==> flow/design.v <==
module invert (input wire i, output wire o);
   assign o = !i;
endmodule
module and2 (input wire i0, i1, output wire o);
  assign o = i0 & i1;
endmodule
module or2 (input wire i0, i1, output wire o);
  assign o = i0 | i1;
endmodule
module xor2 (input wire i0, i1, output wire o);
  assign o = i0 ^ i1;
endmodule
module and3 (input wire i0, i1, i2, output wire o);
   wire t;
   and2 and2_0 (i0, i1, t);
   and2 and2_1 (i2, t, o);
endmodule
module or3 (input wire i0, i1, i2, output wire o);
   wire t;
   or2 or2_0 (i0, i1, t);
   or2 or2_1 (i2, t, o);
endmodule
module xor3 (input wire i0, i1, i2, output wire o);
   wire t;
   xor2 xor2_0 (i0, i1, t);
   xor2 xor2_1 (i2, t, o);
endmodule
module and5(input wire i0, i1, i2, i3, i4, output wire o);
  wire t1;
  and3 a1(i0,i1,i2,t1);
  and3 a2(i3,i4,t1,o);
endmodule
module or5(input wire i0, i1, i2, i3, i4, output wire o);
  wire t1;
  or3 o1(i0,i1,i2,t1);
  or3 o2(i3,i4,t1,o);
endmodule
module mux2 (input wire i0, i1, j, output wire o);
  assign o = (j==0)?i0:i1;
endmodule
module mux4 (input wire [0:3] i, input wire j1, j0, output wire o);
  wire  t0, t1;
  mux2 mux2_0 (i[0], i[1], j0, t0);
  mux2 mux2_1 (i[2], i[3], j0, t1);
  mux2 mux2_2 (t0, t1, j1, o);
endmodule
module mux8 (input wire [0:7] i, input wire j2, j1, j0, output wire o);
  wire  t0, t1;
  mux4 mux4_0 (i[0:3], j1, j0, t0);
  mux4 mux4_1 (i[4:7], j1, j0, t1);
  mux2 mux2_0 (t0, t1, j2, o);
endmodule
module mux16 (input wire [0:15] i, input wire j3, j2, j1, j0, output wire o);
  wire  t0, t1;
  mux8 mux8_0 (i[0:7], j2, j1, j0, t0);
  mux8 mux8_1 (i[8:15], j2, j1, j0, t1);
  mux2 mux2_0 (t0, t1, j3, o);
endmodule
module demux2 (input wire i, j, output wire o0, o1);
  assign o0 = (j==0)?i:1'b0;
  assign o1 = (j==1)?i:1'b0;
endmodule
module demux4 (input wire i, input wire j1, j0, output wire [0:3] o);
  wire  t0, t1;
  demux2 demux2_0 (i, j1, t0, t1);
  demux2 demux2_1 (t0, j0, o[0], o[1]);
  demux2 demux2_2 (t1, j0, o[2], o[3]);
endmodule
module demux8 (input wire i, j2, j1, j0, output wire [0:7] o);
  wire  t0, t1;
  demux2 demux2_0 (i, j2, t0, t1);
  demux4 demux4_0 (t0, j1, j0, o[0:3]);
  demux4 demux4_1 (t1, j1, j0, o[4:7]);
endmodule
module demux16 (input wire i, j3, j2, j1, j0, output wire [0:15] o);
  wire  t0, t1;
  demux2 demux2_0 (i, j3, t0, t1);
  demux8 demux4_0 (t0, j2, j1, j0, o[0:7]);
  demux8 demux4_1 (t1, j2, j1, j0, o[8:15]);
endmodule
module df (input wire clk, in, output wire out);
  reg df_out;
  always@(posedge clk) df_out <= in;
  assign out = df_out;
endmodule
module dfr (input wire clk, reset, in, output wire out);
  wire reset_, df_in;
  invert invert_0 (reset, reset_);
  and2 and2_0 (in, reset_, df_in);
  df df_0 (clk, df_in, out);
endmodule
module dfr16 (input wire clk,reset, input wire [15:0] in, output wire [15:0] out);
  dfr d0(clk,reset, in[0], out[0]);
  dfr d1(clk,reset, in[1], out[1]);
  dfr d2(clk,reset, in[2], out[2]);
  dfr d3(clk,reset, in[3], out[3]);
  dfr d4(clk,reset, in[4], out[4]);
  dfr d5(clk,reset, in[5], out[5]);
  dfr d6(clk,reset, in[6], out[6]);
  dfr d7(clk,reset, in[7], out[7]);
  dfr d8(clk,reset, in[8], out[8]);
  dfr d9(clk,reset, in[9], out[9]);
  dfr d10(clk,reset, in[10], out[10]);
  dfr d11(clk,reset, in[11], out[11]);
  dfr d12(clk,reset, in[12], out[12]);
  dfr d13(clk,reset, in[13], out[13]);
  dfr d14(clk,reset, in[14], out[14]);
  dfr d15(clk,reset, in[15], out[15]);
endmodule
module dfrl (input wire clk, reset, load, in, output wire out);
  wire _in;
  mux2 mux2_0(out, in, load, _in);
  dfr dfr_1(clk, reset, _in, out);
endmodule
module ha(input wire i0, i1, output wire sum, cout);
  xor2 _i0(i0, i1, sum);
  and2 _i1(i0, i1, cout);
endmodule
module fa (input wire i0, i1, cin, output wire sum, cout);
   wire t0, t1, t2;
   xor3 _i0 (i0, i1, cin, sum);
   and2 _i1 (i0, i1, t0);
   and2 _i2 (i1, cin, t1);
   and2 _i3 (cin, i0, t2);
   or3 _i4 (t0, t1, t2, cout);
endmodule
module addsub (input wire addsub, i0, i1, cin, output wire sumdiff, cout);
  wire t;
  fa _i0 (i0, t, cin, sumdiff, cout);
  xor2 _i1 (i1, addsub, t);
endmodule
module bin_counter(input wire clk, reset, in, output wire[3:0] out);
    wire[3:0] t0,t1;
    dfrl d0(clk,reset,in,t0[0],out[0]);
    dfrl d1(clk,reset,in,t0[1],out[1]);
    dfrl d2(clk,reset,in,t0[2],out[2]);
    dfrl d3(clk,reset,in,t0[3],out[3]);
    ha h0(out[0],in,t0[0],t1[0]);
    ha h1(out[1],t1[0],t0[1],t1[1]);
    ha h2(out[2],t1[1],t0[2],t1[2]);
    ha h3(out[3],t1[2],t0[3],t1[3]);
endmodule
module reg_file_slice (input wire clk, reset, wr, rd, input wire [3:0] rd_addr, wr_addr, input wire d_in, output wire d_out);
	wire [0:15] t1,t2;
	wire t3;
	demux16 dm1(wr, wr_addr[3], wr_addr[2], wr_addr[1], wr_addr[0], t1);
	dfrl d0 (clk,reset,t1[0] ,d_in,t2[0]);
	dfrl d1 (clk,reset,t1[1] ,d_in,t2[1]);
	dfrl d2 (clk,reset,t1[2] ,d_in,t2[2]);
	dfrl d3 (clk,reset,t1[3] ,d_in,t2[3]);
	dfrl d4 (clk,reset,t1[4] ,d_in,t2[4]);
	dfrl d5 (clk,reset,t1[5] ,d_in,t2[5]);
	dfrl d6 (clk,reset,t1[6] ,d_in,t2[6]);
	dfrl d7 (clk,reset,t1[7] ,d_in,t2[7]);
	dfrl d8 (clk,reset,t1[8] ,d_in,t2[8]);
	dfrl d9 (clk,reset,t1[9] ,d_in,t2[9]);
	dfrl d10(clk,reset,t1[10],d_in,t2[10]);
	dfrl d11(clk,reset,t1[11],d_in,t2[11]);
	dfrl d12(clk,reset,t1[12],d_in,t2[12]);
	dfrl d13(clk,reset,t1[13],d_in,t2[13]);
	dfrl d14(clk,reset,t1[14],d_in,t2[14]);
    dfrl d15(clk,reset,t1[15],d_in,t2[15]);
	mux16 m1(t2, rd_addr[3], rd_addr[2], rd_addr[1], rd_addr[0], t3);
	and2 a1(t3, rd, d_out);
endmodule
module full_empty(input wire[3:0] front,rear, output wire full, empty);
	wire [3:0] t,out;
	wire t1,t2;
	addsub as1(1, front[0], rear[0], 1, out[0], t[0]);
	addsub as2(1, front[1], rear[1], t[0], out[1], t[1]);
	addsub as3(1, front[2], rear[2], t[1], out[2], t[2]);
	addsub as4(1, front[3], rear[3], t[2], out[3], t[3]);
	invert i1(t[3],t1);
	and5 a1(out[0],out[1],out[2],out[3],1'b1,full);
	or5 o1(out[0],out[1],out[2],out[3],t1,t2);
	invert i2(t2,empty);
endmodule
module memory(input wire clk, reset, wr, rd, input wire[3:0] wr_addr, rd_addr, input wire[15:0] d_in, output wire[15:0] d_out);
	reg_file_slice r0 (clk,reset,wr,rd,rd_addr,wr_addr,d_in[0], d_out[0]);
	reg_file_slice r1 (clk,reset,wr,rd,rd_addr,wr_addr,d_in[1], d_out[1]);
	reg_file_slice r2 (clk,reset,wr,rd,rd_addr,wr_addr,d_in[2], d_out[2]);
	reg_file_slice r3 (clk,reset,wr,rd,rd_addr,wr_addr,d_in[3], d_out[3]);
	reg_file_slice r4 (clk,reset,wr,rd,rd_addr,wr_addr,d_in[4], d_out[4]);
	reg_file_slice r5 (clk,reset,wr,rd,rd_addr,wr_addr,d_in[5], d_out[5]);
	reg_file_slice r6 (clk,reset,wr,rd,rd_addr,wr_addr,d_in[6], d_out[6]);
	reg_file_slice r7 (clk,reset,wr,rd,rd_addr,wr_addr,d_in[7], d_out[7]);
	reg_file_slice r8 (clk,reset,wr,rd,rd_addr,wr_addr,d_in[8], d_out[8]);
	reg_file_slice r9 (clk,reset,wr,rd,rd_addr,wr_addr,d_in[9], d_out[9]);
	reg_file_slice r10(clk,reset,wr,rd,rd_addr,wr_addr,d_in[10],d_out[10]);
	reg_file_slice r11(clk,reset,wr,rd,rd_addr,wr_addr,d_in[11],d_out[11]);
	reg_file_slice r12(clk,reset,wr,rd,rd_addr,wr_addr,d_in[12],d_out[12]);
	reg_file_slice r13(clk,reset,wr,rd,rd_addr,wr_addr,d_in[13],d_out[13]);
	reg_file_slice r14(clk,reset,wr,rd,rd_addr,wr_addr,d_in[14],d_out[14]);
	reg_file_slice r15(clk,reset,wr,rd,rd_addr,wr_addr,d_in[15],d_out[15]);
endmodule
module fifo(input wire clk,reset,wr,rd, input wire[15:0] d_in, output wire full,empty, output wire[15:0] d_out);
	wire[3:0] front,rear;
	wire[15:0] t;
	wire front_inc,rear_inc,full_,empty_;
	full_empty f0(front,rear,full,empty);
	invert i0(full,full_);
	invert i1(empty,empty_);
	and2 a1(wr,full_,front_inc);
	bin_counter bc0(clk,reset,front_inc,front);
	and2 a2(rd,empty_,rear_inc);
	bin_counter bc1(clk,reset,rear_inc,rear);
	memory m0(clk, reset, front_inc, rear_inc, front, rear, d_in, t);
	dfr16 d0(clk, reset, t, d_out);
endmodule
--- tool output ---
### Reports on fifo

Module fifo before and after one edit of its RTL, step after step.
Lines under "original" count in the file above, lines under "edited" in the edited file.
"difference": "edited" minus "original" as printed here.
Operators: Yosys type, input widths -> output width; for muxes data width and select width s.
Cell names lack the library's common part.
A cell with - has no value.

* top module: fifo
* clock port: clk
* library: sky130hd
* corner: tt_025C_1v80

### Diff

The edit as a unified diff against the file above.
The edited RTL no longer does the same as the RTL above: the edit was made by script, with no optimisation intended.

```diff
@@ -9,5 +9,5 @@
 endmodule
 module xor2 (input wire i0, i1, output wire o);
-  assign o = i0 ^ i1;
+  assign o = i0 | i1;
 endmodule
 module and3 (input wire i0, i1, i2, output wire o);
```

### After elaboration

Source: Yosys, flattened and elaborated, memories not mapped. Widths are those after wreduce; folded enables and synchronous resets count as part of the registers. Registers that Yosys merges into a memory's read port (data or address) are not register bits. Print and check cells do not count. Equal cells are merged and count once.

Storage and ports
* elaborated cells: original 1167, edited 820, difference -347
* output and inout bits: original 18, edited 18, difference 0
* input bits: original 20, edited 20, difference 0
* register bits after elaboration: original 280, edited 276, difference -4

Cells by class
* reductions and logical operators: original 4, edited 1, difference -3
* multiplexer cells: original 534, edited 244, difference -290
* bitwise logic cells: original 349, edited 299, difference -50

Operators by type and width
* $mux 1: original 534, edited 244, difference -290
* $and 1x1->1: original 317, edited 295, difference -22
* $xor 1x1->1: original 15, edited 0, difference -15
* $or 1x1->1: original 12, edited 4, difference -8
* $not 1->1: original 5, edited 0, difference -5
* $logic_not 1->1: original 4, edited 1, difference -3

### Logic depth

Yosys ltp: most cells in a row. Word level: on the elaborated netlist, between registers, memories and ports. Mapped: between sequential cells and ports; inverters and the memories' decode and read muxes count.

Logic depth
* depth in word-level cells: original 23, edited 6, difference -17
* ABC_AREA: original 0, edited 0
* depth in mapped cells: original 19, edited 8, difference -11
* depth with buffers taken out: original 16, edited 4, difference -12

### Synthesis result

The flow's flattened synthesis, as Yosys stat reports it; memories are mapped. The netlist is that of the ABC_AREA named above (0 if unset); the other value can give another one.

Mapped netlist
* buffers: original 144, edited 77, difference -67
* area of sequential cells (mm2): original 0.0056054, edited 0.0055253, difference -0.0000801
* flip-flop cells: original 280, edited 276, difference -4
* standard cells after synthesis: original 1399, edited 848, difference -551
* synthesis area (mm2): original 0.0122342, edited 0.0097481, difference -0.0024861

Cells by type
* nand2_1: original 520, edited 13, difference -507
* nor2b_1: original 3, edited 261, difference +258
* a21oi_1: original 253, edited 1, difference -252
* mux2i_1: original 32, edited 100, difference +68
* mux4_2: original 64, edited 7, difference -57
* a22oi_1: original 0, edited 47, difference +47
* buf_2: original 46, edited 11, difference -35
* buf_4: original 39, edited 22, difference -17
* o22ai_1: original 16, edited 0, difference -16
* o21ai_1: original 1, edited 13, difference +12
* clkbuf_1: original 45, edited 35, difference -10
* nor3_4: original 10, edited 0, difference -10
* nand2b_1: original 1, edited 11, difference +10
* a21oi_2: original 7, edited 0, difference -7
* and3_1: original 7, edited 0, difference -7
* ha_1: original 7, edited 0, difference -7
* inv_1: original 7, edited 0, difference -7
* mux4_1: original 0, edited 7, difference +7

The list need not be complete.
The figures by module come from a second, unflattened synthesis with its own total; it is not the netlist above.

Second synthesis, totals
* cell total of the unflattened synthesis: original 1903, edited 1903, difference 0
* area (unflattened synthesis) (mm2): original 0.0204108, edited 0.0203608, difference -0.0000500

Each row is one instance without its submodules.

By module, original
* mux2: seq. area 0 mm2, cells 1, instances 504, area 0.000015 mm2
* df: seq. area 0.00002 mm2, cells 1, instances 280, area 0.00002 mm2
* demux2: seq. area 0 mm2, cells 2, instances 240, area 0.0000163 mm2
* and2: seq. area 0 mm2, cells 1, instances 322, area 0.0000063 mm2
* invert: seq. area 0 mm2, cells 1, instances 284, area 0.0000038 mm2
* xor2: seq. area 0 mm2, cells 1, instances 20, area 0.0000088 mm2
* or2: seq. area 0 mm2, cells 1, instances 12, area 0.0000063 mm2
* full_empty: seq. area 0 mm2, cells 1, instances 1, area 0.0000038 mm2
* addsub: seq. area 0 mm2, cells 0, instances 4, area 0 mm2
* and3: seq. area 0 mm2, cells 0, instances 2, area 0 mm2
* and5: seq. area 0 mm2, cells 0, instances 1, area 0 mm2
* bin_counter: seq. area 0 mm2, cells 0, instances 2, area 0 mm2
* demux16: seq. area 0 mm2, cells 0, instances 16, area 0 mm2
* demux4: seq. area 0 mm2, cells 0, instances 64, area 0 mm2

original: Further modules, not shown: 15.

By module, edited
* mux2: seq. area 0 mm2, cells 1, instances 504, area 0.000015 mm2
* df: seq. area 0.00002 mm2, cells 1, instances 280, area 0.00002 mm2
* demux2: seq. area 0 mm2, cells 2, instances 240, area 0.0000163 mm2
* and2: seq. area 0 mm2, cells 1, instances 322, area 0.0000063 mm2
* invert: seq. area 0 mm2, cells 1, instances 284, area 0.0000038 mm2
* xor2: seq. area 0 mm2, cells 1, instances 20, area 0.0000063 mm2
* or2: seq. area 0 mm2, cells 1, instances 12, area 0.0000063 mm2
* full_empty: seq. area 0 mm2, cells 1, instances 1, area 0.0000038 mm2
* addsub: seq. area 0 mm2, cells 0, instances 4, area 0 mm2
* and3: seq. area 0 mm2, cells 0, instances 2, area 0 mm2
* and5: seq. area 0 mm2, cells 0, instances 1, area 0 mm2
* bin_counter: seq. area 0 mm2, cells 0, instances 2, area 0 mm2
* demux16: seq. area 0 mm2, cells 0, instances 16, area 0 mm2
* demux4: seq. area 0 mm2, cells 0, instances 64, area 0 mm2

edited: Further modules, not shown: 15.

### Timing after synthesis

Path of least setup slack by OpenSTA after synthesis, without wires, with an ideal clock, recovery checks aside; 20% of the period is set as input and as output delay. Where synthesis merged equal registers, the netlist keeps one of their names.

Timing path after synthesis
* path type: original flip-flop to output port, edited input port to flip-flop
* start point: original register bc1.d1.dfr_1.df_0.df_out, edited input port reset
* end point: original output port full, edited register m0.r0.d0.dfr_1.df_0.df_out
* input delay (ns): edited 1.000
* path buffers: original 5, edited 3, difference -2
* arrival time (ns): original 2.890, edited 1.873, difference -1.017
* external output delay (ns): original 1.000
* required time (ns): original 4.000, edited 4.872, difference +0.872
* time at the first pin (ns): original 0.000, edited 1.000, difference +1.000
* clock period (ns): original 5.0, edited 5.0, difference 0.0
* path delay (ns): original 2.890, edited 1.001, difference -1.889
* setup slack (ns): original 1.110, edited 2.999, difference +1.889
* stages on the path: original 13, edited 4, difference -9
* setup time (ns): edited 0.128
* synthesis period reached (ns): original 3.89, edited 2.001, difference -1.889

"path delay" = arrival - input delay + setup time.
At an output port there is no setup time.
"stages on the path" counts driving pins, that of a launching flip-flop among them; a cell with two outputs on the path counts twice.
"synthesis period reached" = period - worst setup slack (recovery checks aside). The figure is calculated, with input and output delays left at 20% of the set period.
The rows between start and end are the longest chain of elaborated cells between them; the timing report does not say that the signal goes this way. Where chains are equally long, one stands for them.
A line is the first line of the expression or statement that the cell stems from. Yosys adds cells for indexed reads and writes and turns some case tables into memories.

Between the ends, after synthesis, original:
* path through: dfxtp_1 buf_4 buf_4 buf_2 inv_1 fa_1 fa_1 inv_1 fa_1 nand4bb_1 buf_4 inv_2 buf_6
* length of the longest elaborated chain: 9
* elaborated cells on any way between the ends: 16
* RTL lines with such cells: 4
* classes of those cells: logic: 16

RTL lines, path after synthesis, original
* start, declared: line 82 `reg df_out;`
* start, assigned: line 83 `always@(posedge clk) df_out <= in;`
* $not 1->1
* $and 1x1->1: line 5 `assign o = i0 & i1;`
* $or 1x1->1 (2 in a row): line 8 `assign o = i0 | i1;`
* $and 1x1->1: line 5
* $or 1x1->1 (2 in a row): line 8
* $xor 1x1->1: line 11 `assign o = i0 ^ i1;`
* $and 1x1->1: line 5
* end, declared: line 196 `module fifo(input wire clk,reset,wr,rd, input wire[15:0] d_in, output wire full,empty, output wire[15:0] d_out ...`

Between the ends, after synthesis, edited:
* path through: clkbuf_1 clkbuf_1 clkbuf_1 nor2b_1
* length of the longest elaborated chain: 2
* elaborated cells on any way between the ends: 2
* RTL lines with such cells: 2
* classes of those cells: logic: 1; reduce/logical: 1

RTL lines, path after synthesis, edited
* start, declared: line 196 `module fifo(input wire clk,reset,wr,rd, input wire[15:0] d_in, output wire full,empty, output wire[15:0] d_out ...`
* $logic_not 1->1: line 2 `assign o = !i;`
* $and 1x1->1: line 5 `assign o = i0 & i1;`
* end, assigned: line 83 `always@(posedge clk) df_out <= in;`
* end, declared: line 82 `reg df_out;`

### Timing after layout

Path of least setup slack in the final report of each run of pair 1 (OpenROAD, finished layout, wires in). Where an end is a register, its clock arrival counts in the times.

Timing path after layout
* path type: original flip-flop to output port, edited input port to flip-flop
* start point: original register bc0.d0.dfr_1.df_0.df_out, edited input port rd
* end point: original output port full, edited register d0.d11.df_0.df_out
* required time (ns): original 3.59, edited 4.93, difference +1.34
* setup slack (ns): original 0.22, edited 2.14, difference +1.92
* setup time (ns): edited 0.08
* arrival time (ns): original 3.38, edited 2.80, difference -0.58
* time at the first pin (ns): original 0.54, edited 0.90, difference +0.36
* input delay (ns): edited 0.90
* path buffers: original 1, edited 1, difference 0
* clock period (ns): original 4.49, edited 4.49, difference 0.00
* stages on the path: original 11, edited 4, difference -7
* external output delay (ns): original 0.90

The rows between start and end are the longest chain of elaborated cells between them; the timing report does not say that the signal goes this way. Where chains are equally long, one stands for them.

Between the ends, after layout, original:
* path through: dfxtp_1 inv_1 ha_1 inv_1 fa_1 fa_1 inv_1 fa_1 nand4bb_1 inv_2 clkdlybuf4s50_1
* length of the longest elaborated chain: 11
* elaborated cells on any way between the ends: 19
* RTL lines with such cells: 3
* classes of those cells: logic: 19

RTL lines, path after layout, original
* start, declared: line 82 `reg df_out;`
* start, assigned: line 83 `always@(posedge clk) df_out <= in;`
* $and 1x1->1: line 5 `assign o = i0 & i1;`
* $or 1x1->1 (2 in a row): line 8 `assign o = i0 | i1;`
* $and 1x1->1: line 5
* $or 1x1->1 (2 in a row): line 8
* $and 1x1->1: line 5
* $or 1x1->1 (2 in a row): line 8
* $xor 1x1->1: line 11 `assign o = i0 ^ i1;`
* $and 1x1->1: line 5
* end, declared: line 196 `module fifo(input wire clk,reset,wr,rd, input wire[15:0] d_in, output wire full,empty, output wire[15:0] d_out ...`

Between the ends, after layout, edited:
* path through: clkdlybuf4s50_1 nor3b_4 nand3_1 o21ai_1
* length of the longest elaborated chain: 2
* elaborated cells on any way between the ends: 2
* RTL lines with such cells: 1
* classes of those cells: logic: 2

RTL lines, path after layout, edited
* start, declared: line 196 `module fifo(input wire clk,reset,wr,rd, input wire[15:0] d_in, output wire full,empty, output wire[15:0] d_out ...`
* $and 1x1->1 (2 in a row): line 5 `assign o = i0 & i1;`
* end, assigned: line 83 `always@(posedge clk) df_out <= in;`
* end, declared: line 82 `reg df_out;`

### Measured runs

Both versions went through the flow (Yosys, OpenROAD) with the same settings in each pair. Constraints: input delay and output delay 20% of the set period each, output load 0.01 pF.

Settings, pair 1:
* CORE_UTILIZATION: 40
* PLACE_DENSITY: 0.6
* period_ns: 4.49
* CAP_MARGIN: 20
* CORE_MARGIN: 2
* SLEW_MARGIN: 20

Results, pair 1
* synthesis area (mm2): original 0.0122342, edited 0.0097481, difference -0.0024861
* utilization of the finished layout (%): original 44.1, edited 45.1, difference +1.0
* die outline area (mm2): original 0.0319998, edited 0.0256352, difference -0.0063646
* total power of the final layout (µW): original 5630, edited 4941, difference -689
* achieved period (ns): original 4.274, edited 2.355, difference -1.919
* smallest setup slack (ns): original 0.216, edited 2.135, difference +1.919
* standard-cell area after layout (mm2): original 0.0133778, edited 0.0108829, difference -0.0024949

Settings, pair 2:
* CORE_ASPECT_RATIO: 0.85
* CORE_UTILIZATION: 28
* CTS_CLUSTER_DIAMETER: 75
* CTS_CLUSTER_SIZE: 87
* GPL_ROUTABILITY_DRIVEN: 0
* GPL_TIMING_DRIVEN: 0
* MAX_ROUTING_LAYER: met5
* PLACE_DENSITY_LB_ADDON: 0.27
* SETUP_SLACK_MARGIN: 0.64
* TNS_END_PERCENT: 85
* period_ns: 3.96
* CAP_MARGIN: 20
* CORE_MARGIN: 2
* SLEW_MARGIN: 20

Results, pair 2
* synthesis area (mm2): original 0.0122342, edited 0.0097481, difference -0.0024861
* utilization of the finished layout (%): original 41.6, edited 32.3, difference -9.3
* die outline area (mm2): original 0.0453871, edited 0.036328, difference -0.0090591
* total power of the final layout (µW): original 6212, edited 4854, difference -1358
* achieved period (ns): original 3.829, edited 2.743, difference -1.086
* smallest setup slack (ns): original 0.131, edited 1.217, difference +1.086
* standard-cell area after layout (mm2): original 0.0179234, edited 0.0109868, difference -0.0069366

"achieved period" = clock period - worst setup slack. The figure is calculated, with input and output delays left at 20% of the set period.
By "total power of the final layout" is meant OpenSTA's value without simulated activity: inputs other than the clock are taken to toggle once in ten clock periods, and the tool carries that through the logic.
--- end ---
